==> flow/design.v <==
module Mux2to1 #(
    parameter DATA_WIDTH = 32   
)(
    input [DATA_WIDTH-1:0] in0,   
    input [DATA_WIDTH-1:0] in1,   
    input sel,                    
    output reg [DATA_WIDTH-1:0] out  
);
    always @(*) begin
        out = (sel == 1'b0) ? in0 : in1;
    end
endmodule
module Adder (
    input  [31:0]  a,
    input  [31:0]  b, 
    output [31:0] out
);
	reg [31:0] result;
	always@(*) begin
		result = a + b;     
	end
	assign out = result;
endmodule
module pc_incrementer (
    input [31:0] pc_in,
    output [31:0] pc_out
);
    assign pc_out = pc_in + 32'd1;  
endmodule
module branch_mux (
    input branch_taken,           
    input [31:0] branch_address,  
    input [31:0] next_pc,         
    output reg [31:0] pc_out      
);
    always @(*) begin
        if (branch_taken) begin
            pc_out = branch_address;  
        end else begin
            pc_out = next_pc;         
        end
    end
endmodule
module program_counter (
    input clk,                 
    input reset,               
    input freeze,              
    input [31:0] next_address,  
    output reg [31:0] pc        
);
    always @(posedge clk or posedge reset) begin
        if (reset) begin
            pc <= 32'b0;  
        end else if (!freeze) begin
            pc <= next_address;  
        end
    end
endmodule
module IF_Stage (
    input clk,                      
    input rst,                      
    input freeze,                   
    input Branch_taken,             
    input [31:0] BranchAddr,        
    input [31:0] imem_data,         
    output [31:0] PC,               
    output [31:0] Instruction       
);
    wire [31:0] next_address;        
    wire [31:0] selected_address;    
    program_counter pc_module (
        .clk(clk),
        .reset(rst),
        .freeze(freeze & ~Branch_taken),  
        .next_address(selected_address),  
        .pc(PC)
    );
    pc_incrementer pc_inc (
        .pc_in(PC),
        .pc_out(next_address)
    );
    branch_mux branch_selector (
        .branch_taken(Branch_taken),
        .branch_address(BranchAddr),
        .next_pc(next_address),
        .pc_out(selected_address)
    );
    assign Instruction = imem_data;
endmodule
module IF_Stage_Reg (
    input clk,                      
    input rst,                      
    input freeze,                   
    input flush,                    
    input [31:0] PC_in,             
    input [31:0] Instruction_in,    
    output reg [31:0] PC,           
    output reg [31:0] Instruction   
);
    always @(posedge clk or posedge rst) begin
        if (rst) begin
            PC <= 32'b0;
            Instruction <= 32'b0;
        end else if (flush) begin
            PC <= 32'b0;
            Instruction <= 32'b0;
        end else if (!freeze) begin
            PC <= PC_in;
            Instruction <= Instruction_in;
        end
    end
endmodule
module ConditionCheck(
    input [3:0] condition,
    input [3:0] status,
    output reg result
);
    wire n, z, c, v;
    assign {z, c, n, v} = status;
always @(condition, n, z, c, v) begin
        result = 1'b0;
        case (condition)
            4'b0000: result = z;              
            4'b0001: result = ~z;             
            4'b0010: result = c;              
            4'b0011: result = ~c;             
            4'b0100: result = n;              
            4'b0101: result = ~n;             
            4'b0110: result = v;              
            4'b0111: result = ~v;             
            4'b1000: result = c & ~z;         
            4'b1001: result = ~c | z;         
            4'b1010: result = (n == v);       
            4'b1011: result = (n != v);       
            4'b1100: result = ~z & (n == v);  
            4'b1101: result = z & (n != v);   
            4'b1110: result = 1'b1;           
            default: result = 1'b0;
        endcase
    end
endmodule
module ControlUnit(
    input [1:0] mode,
    input [3:0] opcode,
    input sIn,
    output reg [3:0] aluCmd,
    output reg memRead, memWrite,
    output reg wbEn, branch, sOut
);
    always @(mode, opcode, sIn) begin
        aluCmd = 4'd0;
        {memRead, memWrite} = 2'd0;
        {wbEn, branch, sOut} = 3'd0;
        case (opcode)
            4'b1101: aluCmd = 4'b0001;  
            4'b1111: aluCmd = 4'b1001;  
            4'b0100: aluCmd = 4'b0010;  
            4'b0101: aluCmd = 4'b0011;  
            4'b0010: aluCmd = 4'b0100;  
            4'b0110: aluCmd = 4'b0101;  
            4'b0000: aluCmd = 4'b0110;  
            4'b1100: aluCmd = 4'b0111;  
            4'b0001: aluCmd = 4'b1000;  
            4'b1010: aluCmd = 4'b0100;  
            4'b1000: aluCmd = 4'b0110;  
            default: aluCmd = 4'b0001;
        endcase
        case (mode)
            2'b00: begin
                sOut = sIn;
                wbEn = (opcode == 4'b1010 || opcode == 4'b1000) ? 1'b0 : 1'b1;
            end
            2'b01: begin
                wbEn = sIn;
                memRead = sIn;
                memWrite = ~sIn;
            end
            2'b10: branch = 1'b1;
            default:;
        endcase
    end
endmodule
module RegisterFile (
    input clk, rst,
    input [3:0] src1, src2, Dest_wb,
    input [31:0] Result_WB,
    input writeBackEn,
    output [31:0] Val_Rn,Val_Rm 
);
    reg [31:0] register_array [15:0];
    assign Val_Rn = register_array[src1];
    assign Val_Rm = register_array[src2];
    integer i;
    always @(negedge clk) begin
        if (rst) begin
            for (i = 0; i < 16; i = i + 1) begin
                register_array[i] <= 32'b0;
            end
        end else if (writeBackEn) begin
            register_array[Dest_wb] <= Result_WB;
        end
    end
endmodule
module ID_Stage (
    input clk,                
    input rst,                
    input [31:0] Instruction,  
    input [31:0] Result_WB,    
    input writeBackEn,         
    input [3:0] Dest_wb,       
    input hazard,              
    input [3:0] SR,            
    output WB_EN,              
    output MEM_R_EN,           
    output MEM_W_EN,           
    output [3:0] EXE_CMD,      
    output [31:0] Val_Rn,      
    output [31:0] Val_Rm,      
    output imm,                
    output [11:0] Shift_operand,  
    output signed [23:0] Signed_imm_24,  
    output [3:0] Dest,         
    output [3:0] src1,         
    output [3:0] src2,         
    output B,
    output S,
    output Two_src             
);
    wire [3:0] cond_code;           
    wire [1:0] mode;                
    wire [3:0] opcode;              
    wire cond_result;               
    wire ctrl_wbEn, ctrl_memRead, ctrl_memWrite, ctrl_branch, ctrl_s;
    wire [3:0] reg_src2;            
    wire [3:0] ctrl_aluCmd;         
    wire cond_final;                
    assign cond_code = Instruction[31:28];
    assign mode = Instruction[27:26];
    assign opcode = Instruction[24:21];
    assign imm = Instruction[25];
    assign Shift_operand = Instruction[11:0];
    assign Signed_imm_24 = Instruction[23:0];
    assign Dest = Instruction[15:12];
    assign src1 = Instruction[19:16];
    assign Two_src = ~imm | ctrl_memWrite;
    ConditionCheck condition_check(
        .condition(cond_code),
        .status(SR),
        .result(cond_result)
    );
    ControlUnit control_unit(
        .mode(mode),
        .opcode(opcode),
        .sIn(Instruction[20]),
        .aluCmd(ctrl_aluCmd),
        .memRead(ctrl_memRead),
        .memWrite(ctrl_memWrite),
        .wbEn(ctrl_wbEn),
        .branch(ctrl_branch),
        .sOut(ctrl_s)
    );
    RegisterFile rf(
        .clk(clk),
        .rst(rst),
        .src1(Instruction[19:16]),
        .src2(reg_src2),
        .Dest_wb(Dest_wb),
        .Result_WB(Result_WB),
        .writeBackEn(writeBackEn),
        .Val_Rn(Val_Rn),
        .Val_Rm(Val_Rm)
    );
    Mux2to1 #(.DATA_WIDTH(4)) mux_regSrc2(
        .in0(Instruction[3:0]),
        .in1(Instruction[15:12]),
        .sel(ctrl_memWrite),
        .out(reg_src2)
    );
    assign cond_final = ~cond_result | hazard;
    assign src2 = reg_src2;
    Mux2to1 #(.DATA_WIDTH(9)) mux_ctrlSignals(
        .in0({ctrl_aluCmd, ctrl_memRead, ctrl_memWrite, ctrl_wbEn, ctrl_branch, ctrl_s}),
        .in1(9'd0),
        .sel(cond_final),
        .out({EXE_CMD, MEM_R_EN, MEM_W_EN, WB_EN, B, S})
    );
endmodule
module ID_Stage_Reg (
    input clk,                
    input rst,                
    input flush,              
    input WB_EN_IN,           
    input MEM_R_EN_IN,        
    input MEM_W_EN_IN,        
    input B_in,               
    input S_in,               
    input [3:0] EXE_CMD_IN,   
    input [31:0] PC_IN,       
    input [31:0] Val_Rn_IN,   
    input [31:0] Val_Rm_IN,   
    input imm_IN,             
    input signed [11:0] Shift_operand_IN,  
    input [23:0] Signed_imm_24_IN,         
    input [3:0] Dest_IN,      
    input [3:0] SR_in,
    output reg WB_EN,         
    output reg MEM_R_EN,      
    output reg MEM_W_EN,      
    output reg [3:0] EXE_CMD,  
    output reg [31:0] PC,     
    output reg [31:0] Val_Rn,  
    output reg [31:0] Val_Rm,  
    output reg imm,           
    output reg [11:0] Shift_operand,  
    output reg [23:0] Signed_imm_24,  
    output reg [3:0] Dest,     
    output reg B_out,
    output reg S_out,
    output reg [3:0] SR_out
);
    always @(posedge clk or posedge rst) begin
        if (rst) begin
            WB_EN <= 1'b0;
            MEM_R_EN <= 1'b0;
            MEM_W_EN <= 1'b0;
            B_out <= 1'b0;
            S_out <= 1'b0;
            EXE_CMD <= 4'b0;
            PC <= 32'b0;
            Val_Rn <= 32'b0;
            Val_Rm <= 32'b0;
            imm <= 1'b0;
            Shift_operand <= 12'b0;
            Signed_imm_24 <= 24'b0;
            Dest <= 4'b0;
            SR_out <= 4'b0;
        end else if (flush) begin
            WB_EN <= 1'b0;
            MEM_R_EN <= 1'b0;
            MEM_W_EN <= 1'b0;
            B_out <= 1'b0;
            S_out <= 1'b0;
            EXE_CMD <= 4'b0;
            PC <= 32'b0;
            Val_Rn <= 32'b0;
            Val_Rm <= 32'b0;
            imm <= 1'b0;
            Shift_operand <= 12'b0;
            Signed_imm_24 <= 24'b0;
            Dest <= 4'b0;
            SR_out <= 4'b0;
        end else begin
            WB_EN <= WB_EN_IN;
            MEM_R_EN <= MEM_R_EN_IN;
            MEM_W_EN <= MEM_W_EN_IN;
            B_out <= B_in;
            S_out <= S_in;
            EXE_CMD <= EXE_CMD_IN;
            PC <= PC_IN;
            Val_Rn <= Val_Rn_IN;
            Val_Rm <= Val_Rm_IN;
            imm <= imm_IN;
            Shift_operand <= Shift_operand_IN;
            Signed_imm_24 <= Signed_imm_24_IN;
            Dest <= Dest_IN;
            SR_out <= SR_in;
        end
    end
endmodule
module Val2_Generator
(
    input       [11:0]    shifter_operand,
    input                           imm, is_for_memory,
    input   [31:0]       val_Rm,
    output reg [31:0]   val2_out
);
    reg [31:0]  _32bit_immd_temp;
    always @(*) begin
        _32bit_immd_temp = {24'b0, shifter_operand[7:0]};
        if(is_for_memory == 1'b1)
            val2_out = {20'b0, shifter_operand};
        else if(imm == 1'b1) begin
            val2_out = (_32bit_immd_temp >> {shifter_operand[11:8], 1'b0}) |
                       (_32bit_immd_temp << (6'd32 - {shifter_operand[11:8], 1'b0}));
        end
        else begin
            case (shifter_operand[6:5])
                00: begin
                    val2_out = val_Rm << shifter_operand[11:7];
                end
                01: begin
                    val2_out = val_Rm >> shifter_operand[11:7];
                end
                10: begin
                    val2_out = val_Rm >>> shifter_operand[11:7];
                end
                11: begin
                    val2_out = (val_Rm >> shifter_operand[11:7]) |
                               (val_Rm << (6'd32 - shifter_operand[11:7]));
                end
                default:begin
                    val2_out = val_Rm << shifter_operand[11:7];
                end
            endcase
        end
    end
endmodule
module ALU
(
    input       [31:0]   val1, val2,
    input                           carry,
    input       [3:0]               EX_command,
    output  [31:0]   res,
    output  [3:0]               SR
);
    reg V1, C1;
    wire N1, Z1;
    reg [32:0] temp_res;
    assign res = temp_res[31:0];
    assign SR = {Z1, C1, N1, V1};
    assign N1 = res[31];
    assign Z1 = |res ? 0:1;
    always @(*) begin
        V1 = 1'b0;
        C1 = 1'b0;
        case (EX_command)
            4'b0001: begin
                temp_res = val2;
            end
            4'b1001: begin
                temp_res = ~val2;
            end
            4'b0010: begin
                temp_res = val1 + val2;
                C1 = temp_res[32];
                V1 = (val1[31] ~^ val2[31]) & (temp_res[31] ^ val1[31]);
            end
            4'b0011: begin
                temp_res = val1 + val2 + carry;
                C1 = temp_res[32];
                V1 = (val1[31] ~^ val2[31]) & (temp_res[31] ^ val1[31]);
            end
            4'b0100: begin
                temp_res = {val1[31], val1} - {val2[31], val2};
                C1 = temp_res[32];
                V1 = (val1[31] ^ val2[31]) & (temp_res[31] ^ val1[31]);
            end
            4'b0101: begin
                temp_res = val1 - val2 - {31'b0,~carry}; 
                C1 = temp_res[32];
                V1 = (val1[31] ^ val2[31]) & (temp_res[31] ^ val1[31]);
            end
            4'b0110: begin
                temp_res = val1 & val2;
            end
            4'b0111: begin
                temp_res = val1 | val2;
            end
            4'b1000: begin
                temp_res = val1 ^ val2;
            end
            4'b1100: begin
                temp_res = {val1[31], val1} - {val2[31], val2};
                C1 = temp_res[32];
                V1 = (val1[31] ^ val2[31]) & (temp_res[31] ^ val1[31]);
            end
            4'b1110: begin
                temp_res = val1 & val2;
            end
            4'b1010: begin
                temp_res = val1 + val2;
            end
            4'b1010: begin
                temp_res = val1 - val2;
            end
            default:
                temp_res = 32'b0;
        endcase
    end
endmodule
module EXE_Stage
(
  input                    clk,
  input                    rst,
  input  [31:0] pc_in,
  input  [23:0] signed_immediate,
  input  [3:0] EX_command,
  input  [3:0] SR_in,
  input  [11:0] shifter_operand,
  input  [3:0] dst_in,
  input  mem_read_in, mem_write_in, imm, WB_en_in, B_in,
  input  [31:0] val_Rn_in, val_Rm_in,
  output [3:0] dst_out,
  output [3:0] SR_out,
  output [31:0] ALU_res,
  output [31:0] val_Rm_out,
  output [31:0] branch_address,
  output mem_read_out, mem_write_out, WB_en_out, B_out,
  output [31:0] pc 
);
  wire [31:0] val2;
  wire is_for_memory;
  Adder Adder_Inst(
    .a(pc_in + 1'b1),
    .b({{(8){signed_immediate[23]}}, signed_immediate}),
    .out(branch_address)
  );
  wire [31:0] alu_src1;
  wire [31:0] alu_src2;
  Val2_Generator Val2_Generator_Inst(
    .val_Rm(val_Rm_in),
    .shifter_operand(shifter_operand),
    .imm(imm),
    .is_for_memory(is_for_memory),
    .val2_out(val2)
	);
  ALU ALU_Inst(
    .val1(val_Rn_in),
    .val2(val2),
    .EX_command(EX_command),
    .carry(SR_in[2]),
    .res(ALU_res),
    .SR(SR_out)
  );
  assign is_for_memory = mem_read_in | mem_write_in;
  assign pc = pc_in;
  assign dst_out = dst_in;
	assign mem_read_out = mem_read_in;
	assign mem_write_out = mem_write_in;
  assign WB_en_out = WB_en_in;
  assign B_out = B_in;
  assign val_Rm_out = val_Rm_in;
endmodule
module EXE_Stage_Reg
(
  input                    clk,
  input                    rst,
  input  [31:0] pc_in,
  input  [3:0] dst_in,
  input  mem_read_in, mem_write_in, WB_en_in,
  input  [31:0] val_Rm_in,
  input [31:0] ALU_res_in,
  output reg [3:0] dst_out,
  output reg [31:0] ALU_res_out,
  output reg [31:0] val_Rm_out,
  output reg mem_read_out, mem_write_out, WB_en_out,
  output reg [31:0] pc 
);
always @(posedge clk, posedge rst) begin
    if(rst) begin
      pc <= 0;
      dst_out <=  0;
      ALU_res_out <= 0;
      val_Rm_out <= 0;
      mem_read_out <= 0;
      mem_write_out <= 0;
      WB_en_out <= 0;
    end
    else begin
      pc <= pc_in;
      dst_out <= dst_in;
      ALU_res_out <= ALU_res_in;
      val_Rm_out <= val_Rm_in;
      mem_read_out <= mem_read_in;
      mem_write_out <= mem_write_in;
      WB_en_out <= WB_en_in;
    end
end
endmodule
module MEM_Reg
(
    input                       clk,
    input                       rst,
    input [3:0] dst,
    input [31:0] ALU_res,
    input [31:0] mem,
    input mem_read, WB_en,
    output reg [3:0] dst_out,
    output reg [31:0] ALU_res_out,
    output reg [31:0] mem_out,
    output reg mem_read_out, WB_en_out
);
always @(posedge clk, posedge rst) begin
    if(rst) begin
        dst_out <= 0;
        ALU_res_out <= 0;
        mem_out <= 0;
        mem_read_out <= 0;
        WB_en_out <= 0;
    end
    else begin
        dst_out <= dst;
        ALU_res_out <= ALU_res;
        mem_out <= mem;
        mem_read_out <= mem_read;
        WB_en_out <= WB_en;
    end
end
endmodule
module WB_Stage
(
    input                    clk,
    input                    rst,
    input [3:0] dst,
    input [31:0] ALU_res,
    input [31:0] mem,
    input mem_read, WB_en,
    output [3:0] WB_Dest,
    output WB_en_out,
    output [31:0] WB_Value
);
assign WB_Dest = dst;
assign WB_en_out = WB_en;
Mux2to1 #(.DATA_WIDTH(32)) MUX_2_to_1_Reg_File (
		.in0(ALU_res), .in1(mem),
		.sel(mem_read),
		.out(WB_Value)
	);
endmodule
module Status_Reg
(
    input            clk,
    input            rst,
    input            load,
    input      [3:0] status_in,
    output reg [3:0] status
);
    always @(negedge clk or posedge rst) begin
  if(rst) begin
    status <= 0;
  end  
  else if(load) begin
    status <= status_in;
  end
  else begin
    status <= status;
  end    
 end
endmodule
module HazardUnit(
    input [3:0] rn, rdm,
    input twoSrc,
    input [3:0] destEx, destMem,
    input wbEnEx, wbEnMem,  
    output reg hazard
);
   always @(*) begin
        hazard = 1'b0;
        if (wbEnEx) begin
            if ((rn == destEx) || (twoSrc && (rdm == destEx))) begin
                hazard = 1'b1;
            end
        end
        if (wbEnMem) begin
            if ((rn == destMem) || (twoSrc && (rdm == destMem))) begin
                hazard = 1'b1;
            end
        end
    end
endmodule
module arm_core (
    input         clk,
    input         rst,
    output [7:0]  imem_addr,
    input  [31:0] imem_data,
    output [5:0]  dmem_addr,
    output [31:0] dmem_wdata,
    output        dmem_we,
    input  [31:0] dmem_rdata,
    output        wb_en,
    output [3:0]  wb_dest,
    output [31:0] wb_value
);
  wire [31:0] IF_stage_pc_out;
  wire [31:0] IF_stage_instruction_out;
  wire [31:0] branch_address;
  wire EXE_stage_B_out;
  wire hazard_detected;
  IF_Stage IF_Stage_Inst (
    .clk(clk),
    .rst(rst),
    .freeze(hazard_detected),
    .Branch_taken(EXE_stage_B_out),
    .BranchAddr(branch_address),
    .imem_data(imem_data),
    .PC(IF_stage_pc_out),
    .Instruction(IF_stage_instruction_out)
  );
  assign imem_addr = IF_stage_pc_out[7:0];
  wire [31:0] IF_reg_pc_out;
  wire [31:0] IF_reg_instruction_out;
  IF_Stage_Reg IF_Reg_Inst (
    .clk(clk),
    .rst(rst),
    .freeze(hazard_detected),
    .flush(EXE_stage_B_out),
    .PC_in(IF_stage_pc_out),
    .Instruction_in(IF_stage_instruction_out),
    .PC(IF_reg_pc_out),
    .Instruction(IF_reg_instruction_out)
  );
  wire [3:0]  ID_stage_reg_file_dst;
  wire [3:0]  ID_stage_reg_file_src1, ID_stage_reg_file_src2;
  wire [31:0] ID_stage_val_Rn, ID_stage_val_Rm;
  wire [23:0] ID_stage_signed_immediate;
  wire [11:0] ID_stage_shifter_operand;
  wire [3:0]  ID_stage_EX_command_out;
  wire [3:0]  status;
  wire ID_stage_mem_read_out, ID_stage_mem_write_out, ID_stage_WB_en_out,
       ID_stage_Imm_out, ID_stage_B_out, ID_stage_SR_update_out;
  wire [3:0]  WB_Stage_dst_out;
  wire [31:0] WB_Value;
  wire WB_Stage_WB_en_out;
  wire has_src1;
  ID_Stage ID_Stage_Inst (
    .clk(clk),
    .rst(rst),
    .hazard(hazard_detected),
    .Instruction(IF_reg_instruction_out),
    .Dest_wb(WB_Stage_dst_out),
    .Result_WB(WB_Value),
    .writeBackEn(WB_Stage_WB_en_out),
    .SR(status),
    .Dest(ID_stage_reg_file_dst),
    .Val_Rn(ID_stage_val_Rn), .Val_Rm(ID_stage_val_Rm),
    .Signed_imm_24(ID_stage_signed_immediate),
    .Shift_operand(ID_stage_shifter_operand),
    .EXE_CMD(ID_stage_EX_command_out),
    .MEM_R_EN(ID_stage_mem_read_out), .MEM_W_EN(ID_stage_mem_write_out),
    .WB_EN(ID_stage_WB_en_out),
    .imm(ID_stage_Imm_out),
    .B(ID_stage_B_out),
    .S(ID_stage_SR_update_out),
    .Two_src(has_src1),
    .src1(ID_stage_reg_file_src1),
    .src2(ID_stage_reg_file_src2)
  );
  wire [31:0] ID_reg_pc_out;
  wire [3:0]  ID_reg_reg_file_dst_out;
  wire [31:0] ID_reg_val_Rn_out, ID_reg_val_Rm_out;
  wire [23:0] ID_reg_signed_immediate_out;
  wire [11:0] ID_reg_shifter_operand_out;
  wire [3:0]  ID_reg_SR_out, ID_reg_EX_command_out;
  wire ID_reg_mem_read_out, ID_reg_mem_write_out, ID_reg_WB_en_out,
       ID_reg_Imm_out, ID_reg_B_out, ID_reg_SR_update_out;
  ID_Stage_Reg ID_Reg_Inst (
    .clk(clk),
    .rst(rst),
    .flush(EXE_stage_B_out),
    .PC_IN(IF_reg_pc_out),
    .Dest_IN(ID_stage_reg_file_dst),
    .Val_Rn_IN(ID_stage_val_Rn), .Val_Rm_IN(ID_stage_val_Rm),
    .Signed_imm_24_IN(ID_stage_signed_immediate),
    .Shift_operand_IN(ID_stage_shifter_operand),
    .EXE_CMD_IN(ID_stage_EX_command_out),
    .MEM_R_EN_IN(ID_stage_mem_read_out), .MEM_W_EN_IN(ID_stage_mem_write_out),
    .WB_EN_IN(ID_stage_WB_en_out),
    .imm_IN(ID_stage_Imm_out),
    .B_in(ID_stage_B_out),
    .S_in(ID_stage_SR_update_out),
    .PC(ID_reg_pc_out),
    .Dest(ID_reg_reg_file_dst_out),
    .Val_Rn(ID_reg_val_Rn_out), .Val_Rm(ID_reg_val_Rm_out),
    .Signed_imm_24(ID_reg_signed_immediate_out),
    .Shift_operand(ID_reg_shifter_operand_out),
    .EXE_CMD(ID_reg_EX_command_out),
    .MEM_R_EN(ID_reg_mem_read_out), .MEM_W_EN(ID_reg_mem_write_out),
    .WB_EN(ID_reg_WB_en_out),
    .imm(ID_reg_Imm_out),
    .B_out(ID_reg_B_out),
    .S_out(ID_reg_SR_update_out),
    .SR_in(status),
    .SR_out(ID_reg_SR_out)
  );
  wire [31:0] EXE_stage_pc_out;
  wire [3:0]  EXE_stage_reg_file_dst_out;
  wire [31:0] EXE_stage_val_Rm_out;
  wire [3:0]  EXE_stage_SR_out;
  wire [31:0] ALU_res;
  wire EXE_stage_mem_read_out, EXE_stage_mem_write_out, EXE_stage_WB_en_out;
  EXE_Stage EXE_Stage_Inst (
    .clk(clk),
    .rst(rst),
    .pc_in(ID_reg_pc_out),
    .signed_immediate(ID_reg_signed_immediate_out),
    .EX_command(ID_reg_EX_command_out),
    .SR_in(ID_reg_SR_out),
    .shifter_operand(ID_reg_shifter_operand_out),
    .dst_in(ID_reg_reg_file_dst_out),
    .mem_read_in(ID_reg_mem_read_out), .mem_write_in(ID_reg_mem_write_out),
    .imm(ID_reg_Imm_out),
    .WB_en_in(ID_reg_WB_en_out),
    .B_in(ID_reg_B_out),
    .val_Rn_in(ID_reg_val_Rn_out), .val_Rm_in(ID_reg_val_Rm_out),
    .dst_out(EXE_stage_reg_file_dst_out),
    .SR_out(EXE_stage_SR_out),
    .ALU_res(ALU_res),
    .val_Rm_out(EXE_stage_val_Rm_out),
    .branch_address(branch_address),
    .mem_read_out(EXE_stage_mem_read_out), .mem_write_out(EXE_stage_mem_write_out),
    .WB_en_out(EXE_stage_WB_en_out),
    .B_out(EXE_stage_B_out),
    .pc(EXE_stage_pc_out)
  );
  wire [31:0] EXE_reg_pc_out;
  wire [3:0]  EXE_reg_dst_out;
  wire [31:0] EXE_reg_ALU_res_out;
  wire [31:0] EXE_reg_val_Rm_out;
  wire EXE_reg_mem_read_out, EXE_reg_mem_write_out, EXE_reg_WB_en_out;
  EXE_Stage_Reg EXE_Reg_Inst (
    .clk(clk),
    .rst(rst),
    .pc_in(EXE_stage_pc_out),
    .dst_in(EXE_stage_reg_file_dst_out),
    .mem_read_in(EXE_stage_mem_read_out), .mem_write_in(EXE_stage_mem_write_out),
    .WB_en_in(EXE_stage_WB_en_out),
    .val_Rm_in(EXE_stage_val_Rm_out),
    .ALU_res_in(ALU_res),
    .dst_out(EXE_reg_dst_out),
    .ALU_res_out(EXE_reg_ALU_res_out),
    .val_Rm_out(EXE_reg_val_Rm_out),
    .mem_read_out(EXE_reg_mem_read_out), .mem_write_out(EXE_reg_mem_write_out),
    .WB_en_out(EXE_reg_WB_en_out),
    .pc(EXE_reg_pc_out)
  );
  wire [31:0] Mem_Stage_mem_out;
  assign dmem_addr  = EXE_reg_ALU_res_out[7:2];
  assign dmem_wdata = EXE_reg_val_Rm_out;
  assign dmem_we    = EXE_reg_mem_write_out;
  assign Mem_Stage_mem_out = EXE_reg_mem_read_out ? dmem_rdata : 32'b0;
  wire [3:0]  Mem_Reg_dst_out;
  wire [31:0] Mem_Reg_ALU_res_out;
  wire [31:0] Mem_Reg_mem_out;
  wire Mem_Reg_read_out, Mem_Reg_WB_en_out;
  MEM_Reg Mem_Reg_Inst (
    .clk(clk),
    .rst(rst),
    .dst(EXE_reg_dst_out),
    .ALU_res(EXE_reg_ALU_res_out),
    .mem(Mem_Stage_mem_out),
    .mem_read(EXE_reg_mem_read_out),
    .WB_en(EXE_reg_WB_en_out),
    .dst_out(Mem_Reg_dst_out),
    .ALU_res_out(Mem_Reg_ALU_res_out),
    .mem_out(Mem_Reg_mem_out),
    .mem_read_out(Mem_Reg_read_out),
    .WB_en_out(Mem_Reg_WB_en_out)
  );
  WB_Stage WB_Stage_Inst (
    .clk(clk),
    .rst(rst),
    .dst(Mem_Reg_dst_out),
    .ALU_res(Mem_Reg_ALU_res_out),
    .mem(Mem_Reg_mem_out),
    .mem_read(Mem_Reg_read_out),
    .WB_en(Mem_Reg_WB_en_out),
    .WB_Dest(WB_Stage_dst_out),
    .WB_en_out(WB_Stage_WB_en_out),
    .WB_Value(WB_Value)
  );
  assign wb_en    = WB_Stage_WB_en_out;
  assign wb_dest  = WB_Stage_dst_out;
  assign wb_value = WB_Value;
  Status_Reg Status_Reg_Inst (
    .clk(clk),
    .rst(rst),
    .load(ID_reg_SR_update_out),
    .status_in(EXE_stage_SR_out),
    .status(status)
  );
  HazardUnit Hazard_Detection_Unit_Inst (
    .rn(ID_stage_reg_file_src1),
    .rdm(ID_stage_reg_file_src2),
    .destEx(ID_reg_reg_file_dst_out),
    .destMem(EXE_reg_dst_out),
    .wbEnEx(ID_reg_WB_en_out),
    .wbEnMem(EXE_reg_WB_en_out),
    .twoSrc(has_src1),
    .hazard(hazard_detected)
  );
endmodule
==> Step by step through the tools: arm_core <==
Tool output for the design above, in the order of the flow.
Lines are those of the file above, counted from 1.
Library cell names are shortened.
{ "setup": {"top": "arm_core", "clock": "clk", "cell_library": "sky130hd", "corner": "tt_025C_1v80"} }

==> Elaborated design <==
Yosys after proc, flatten, opt, wreduce and memory -nomap, before mapping. Memory bits, and registers merged into a memory's read port (data or address), are not among the register bits. Print and check cells are not counted.
Yosys's memory passes give these memory sizes; they may raise the number of words (mostly to a power of two), join words into wider ones and drop unused or constant bits.
{ "classes": {"addsub": 9, "eq_ne": 38, "shifts": 4, "muxes": 48, "bitwise": 32, "reduce_and_logical": 11} }
{ "ops": {"columns": ["cell", "count"], "rows": [
  ["32-bit two-way mux", 15],
  ["32-bit case mux with 9-bit select", 1],
  ["32-bit by 32-bit subtractor with 33-bit output", 2],
  ["32-bit by 1-bit adder with 32-bit output (second input constant)", 2],
  ["32-bit OR", 2],
  ["4-bit == test (second input constant)", 14],
  ["32-bit by 32-bit adder with 33-bit output", 1],
  ["33-bit by 1-bit adder with 33-bit output", 1],
  ["33-bit by 1-bit subtractor with 33-bit output", 1],
  ["32-bit adder", 1],
  ["32-bit bitwise AND", 1],
  ["32-bit XOR", 1],
  ["32-bit by 5-bit << shifter with 32-bit output", 1],
  ["32-bit by 5-bit right shift with 32-bit output", 1],
  ["32-bit NOT", 1],
  ["32-bit OR reduction", 1],
  ["4-bit by 3-bit == test with 1-bit output (second input constant)", 8],
  ["8-bit by 5-bit right shift with 32-bit output", 1],
  ["8-bit by 6-bit << shifter with 32-bit output", 1],
  ["24-bit two-way mux", 1],
  ["4-bit two-way mux", 5],
  ["1-bit two-way mux", 19],
  ["4-bit by 2-bit == test with 1-bit output (second input constant)", 4],
  ["4-bit == test", 4],
  ["1-bit case mux with 15-bit select", 1],
  ["12-bit two-way mux", 1],
  ["1-bit NOT", 9],
  ["9-bit two-way mux", 1]
]} }
Other operator kinds: 19; their cells: 41.
{ "bits": {"regBits": 390, "ram_bits": 512, "rom_bits": 64, "memories": 2, "output_inout_bits": 84, "elab_cells": 173} }
{ "memory_table": {"columns": ["memory", "words", "word_bits", "line", "source"], "rows": [
  ["ID_Stage_Inst.rf.register_array", 16, 32, 190, "reg [31:0] register_array [15:0];"],
  ["(no name shown)", 16, 4, 154, "case (opcode)"]
]} }

==> Logic depth <==
Depth = most cells in a row (Yosys ltp): at word level without a register or memory, in the mapped netlist without a sequential cell, where the memories' decode and read muxes count.
{ "depth": {"word_depth": 13, "ABC_AREA": 0, "mapped_depth": 32, "mapped_depth_nobuf": 26} }

==> Synthesis result <==
The flow's flattened synthesis, as Yosys stat reports it; memories are mapped. The netlist is that of the ABC_AREA named above (0 if unset); the other value can give another one.
{ "synth_totals": {"cell_count": 5166, "mapped_area_um2": 51411.8, "sequential_area_um2": 22681.8, "ffs": 804} }
{ "types": {"columns": ["cell_type", "count", "area_total_um2"], "rows": [
  ["edfxtp_1", 512, 1.54E+04],
  ["dfrtp_1", 288, 7.21E+03],
  ["mux4_2", 191, 4.3E+03],
  ["nor2_1", 736, 2762.65],
  ["nand2_1", 589, 2210.87],
  ["ha_1", 163, 2.04E+03],
  ["a211oi_1", 240, 1.8E+03],
  ["clkbuf_1", 325, 1219.92],
  ["and2_1", 190, 1188.64],
  ["a21oi_1", 236, 1.18E+03],
  ["mux2i_1", 117, 1.17E+03],
  ["xnor2_1", 95, 832.048],
  ["inv_1", 171, 641.866],
  ["nor2b_1", 96, 600.576],
  ["a311oi_1", 68, 595.571],
  ["o21ai_0", 118, 590.566],
  ["a31oi_1", 85, 531.76],
  ["o211ai_1", 53, 397.882]
]} }
Other cell types: 94; their cells: 893.
The figures by module come from a second, unflattened synthesis with its own total; it is not the netlist above.
{ "hier_totals": {"cells_unflattened": 5425, "area_unflattened_um2": 62049.5} }
Each row is one instance without its submodules.
{ "modules": {"columns": ["mod", "instances", "cells", "mod_area_um2"], "rows": [
  ["RegisterFile", 1, 1688, 26586.7],
  ["ALU", 1, 1498, 10402.5],
  ["Val2_Generator", 1, 700, 5597.9],
  ["ID_Stage_Reg", 1, 317, 4778.3],
  ["IF_Stage_Reg", 1, 207, 2621.3],
  ["EXE_Stage_Reg", 1, 104, 2581.2],
  ["MEM_Reg", 1, 71, 1755.4],
  ["Adder", 1, 232, 1720.4],
  ["program_counter", 1, 69, 1348.8],
  ["EXE_Stage", 1, 169, 1231.2],
  ["pc_incrementer", 1, 86, 610.6],
  ["Mux2to1 (DATA_WIDTH=32)", 1, 36, 544.3],
  ["branch_mux", 1, 36, 544.3],
  ["ID_Stage", 1, 48, 354.1]
]} }
Modules not listed: 9.

==> runs of arm_core <==
Stored flow runs of arm_core (3 of them; Yosys, OpenROAD, sky130hd). They differ in their settings and are not a sequence. Constraints: input delay and output delay 20% of the set period each, output load 0.01 pF.

==> run 1: settings <==
{ "CORE_ASPECT_RATIO": 1.53, "CORE_MARGIN": 6, "CORE_UTILIZATION": 16, "MIN_ROUTING_LAYER": "met2", "PLACE_DENSITY_LB_ADDON": 0.04, "SETUP_SLACK_MARGIN": 0.9, "period_ns": 17.6, "CAP_MARGIN": 20, "SLEW_MARGIN": 20 }
==> run 1: results <==
worst hold slack: 349 ps
overall die area: 335381.0 µm²
synthesized cell area: 51411.8 µm²
post-route utilization: 0.218
final setup TNS: 0 ps
standard-cell area after routing: 69342.8 µm²
setup slack of the worst path: 1054 ps

==> run 2: settings <==
{ "ABC_AREA": 1, "CELL_PAD_IN_SITES_DETAIL_PLACEMENT": 2, "CELL_PAD_IN_SITES_GLOBAL_PLACEMENT": 1, "CORE_MARGIN": 5, "CTS_CLUSTER_SIZE": 93, "MAX_ROUTING_LAYER": "met5", "PLACE_DENSITY_LB_ADDON": 0.28, "SLEW_MARGIN": 15, "TNS_END_PERCENT": 30, "period_ns": 11.7, "CAP_MARGIN": 20, "CORE_UTILIZATION": 40 }
==> run 2: results <==
no results, routing failed with GRT-0116

==> run 3: settings <==
{ "ABC_AREA": 1, "CAP_MARGIN": 0, "CELL_PAD_IN_SITES_DETAIL_PLACEMENT": 1, "CORE_MARGIN": 7, "CORE_UTILIZATION": 40, "HOLD_SLACK_MARGIN": 0.01, "MAX_ROUTING_LAYER": "met4", "MIN_ROUTING_LAYER": "met2", "PLACE_DENSITY": 0.6, "SLEW_MARGIN": 20, "period_ns": 16.0 }
==> run 3: results <==
no results, routing failed with GRT-0116
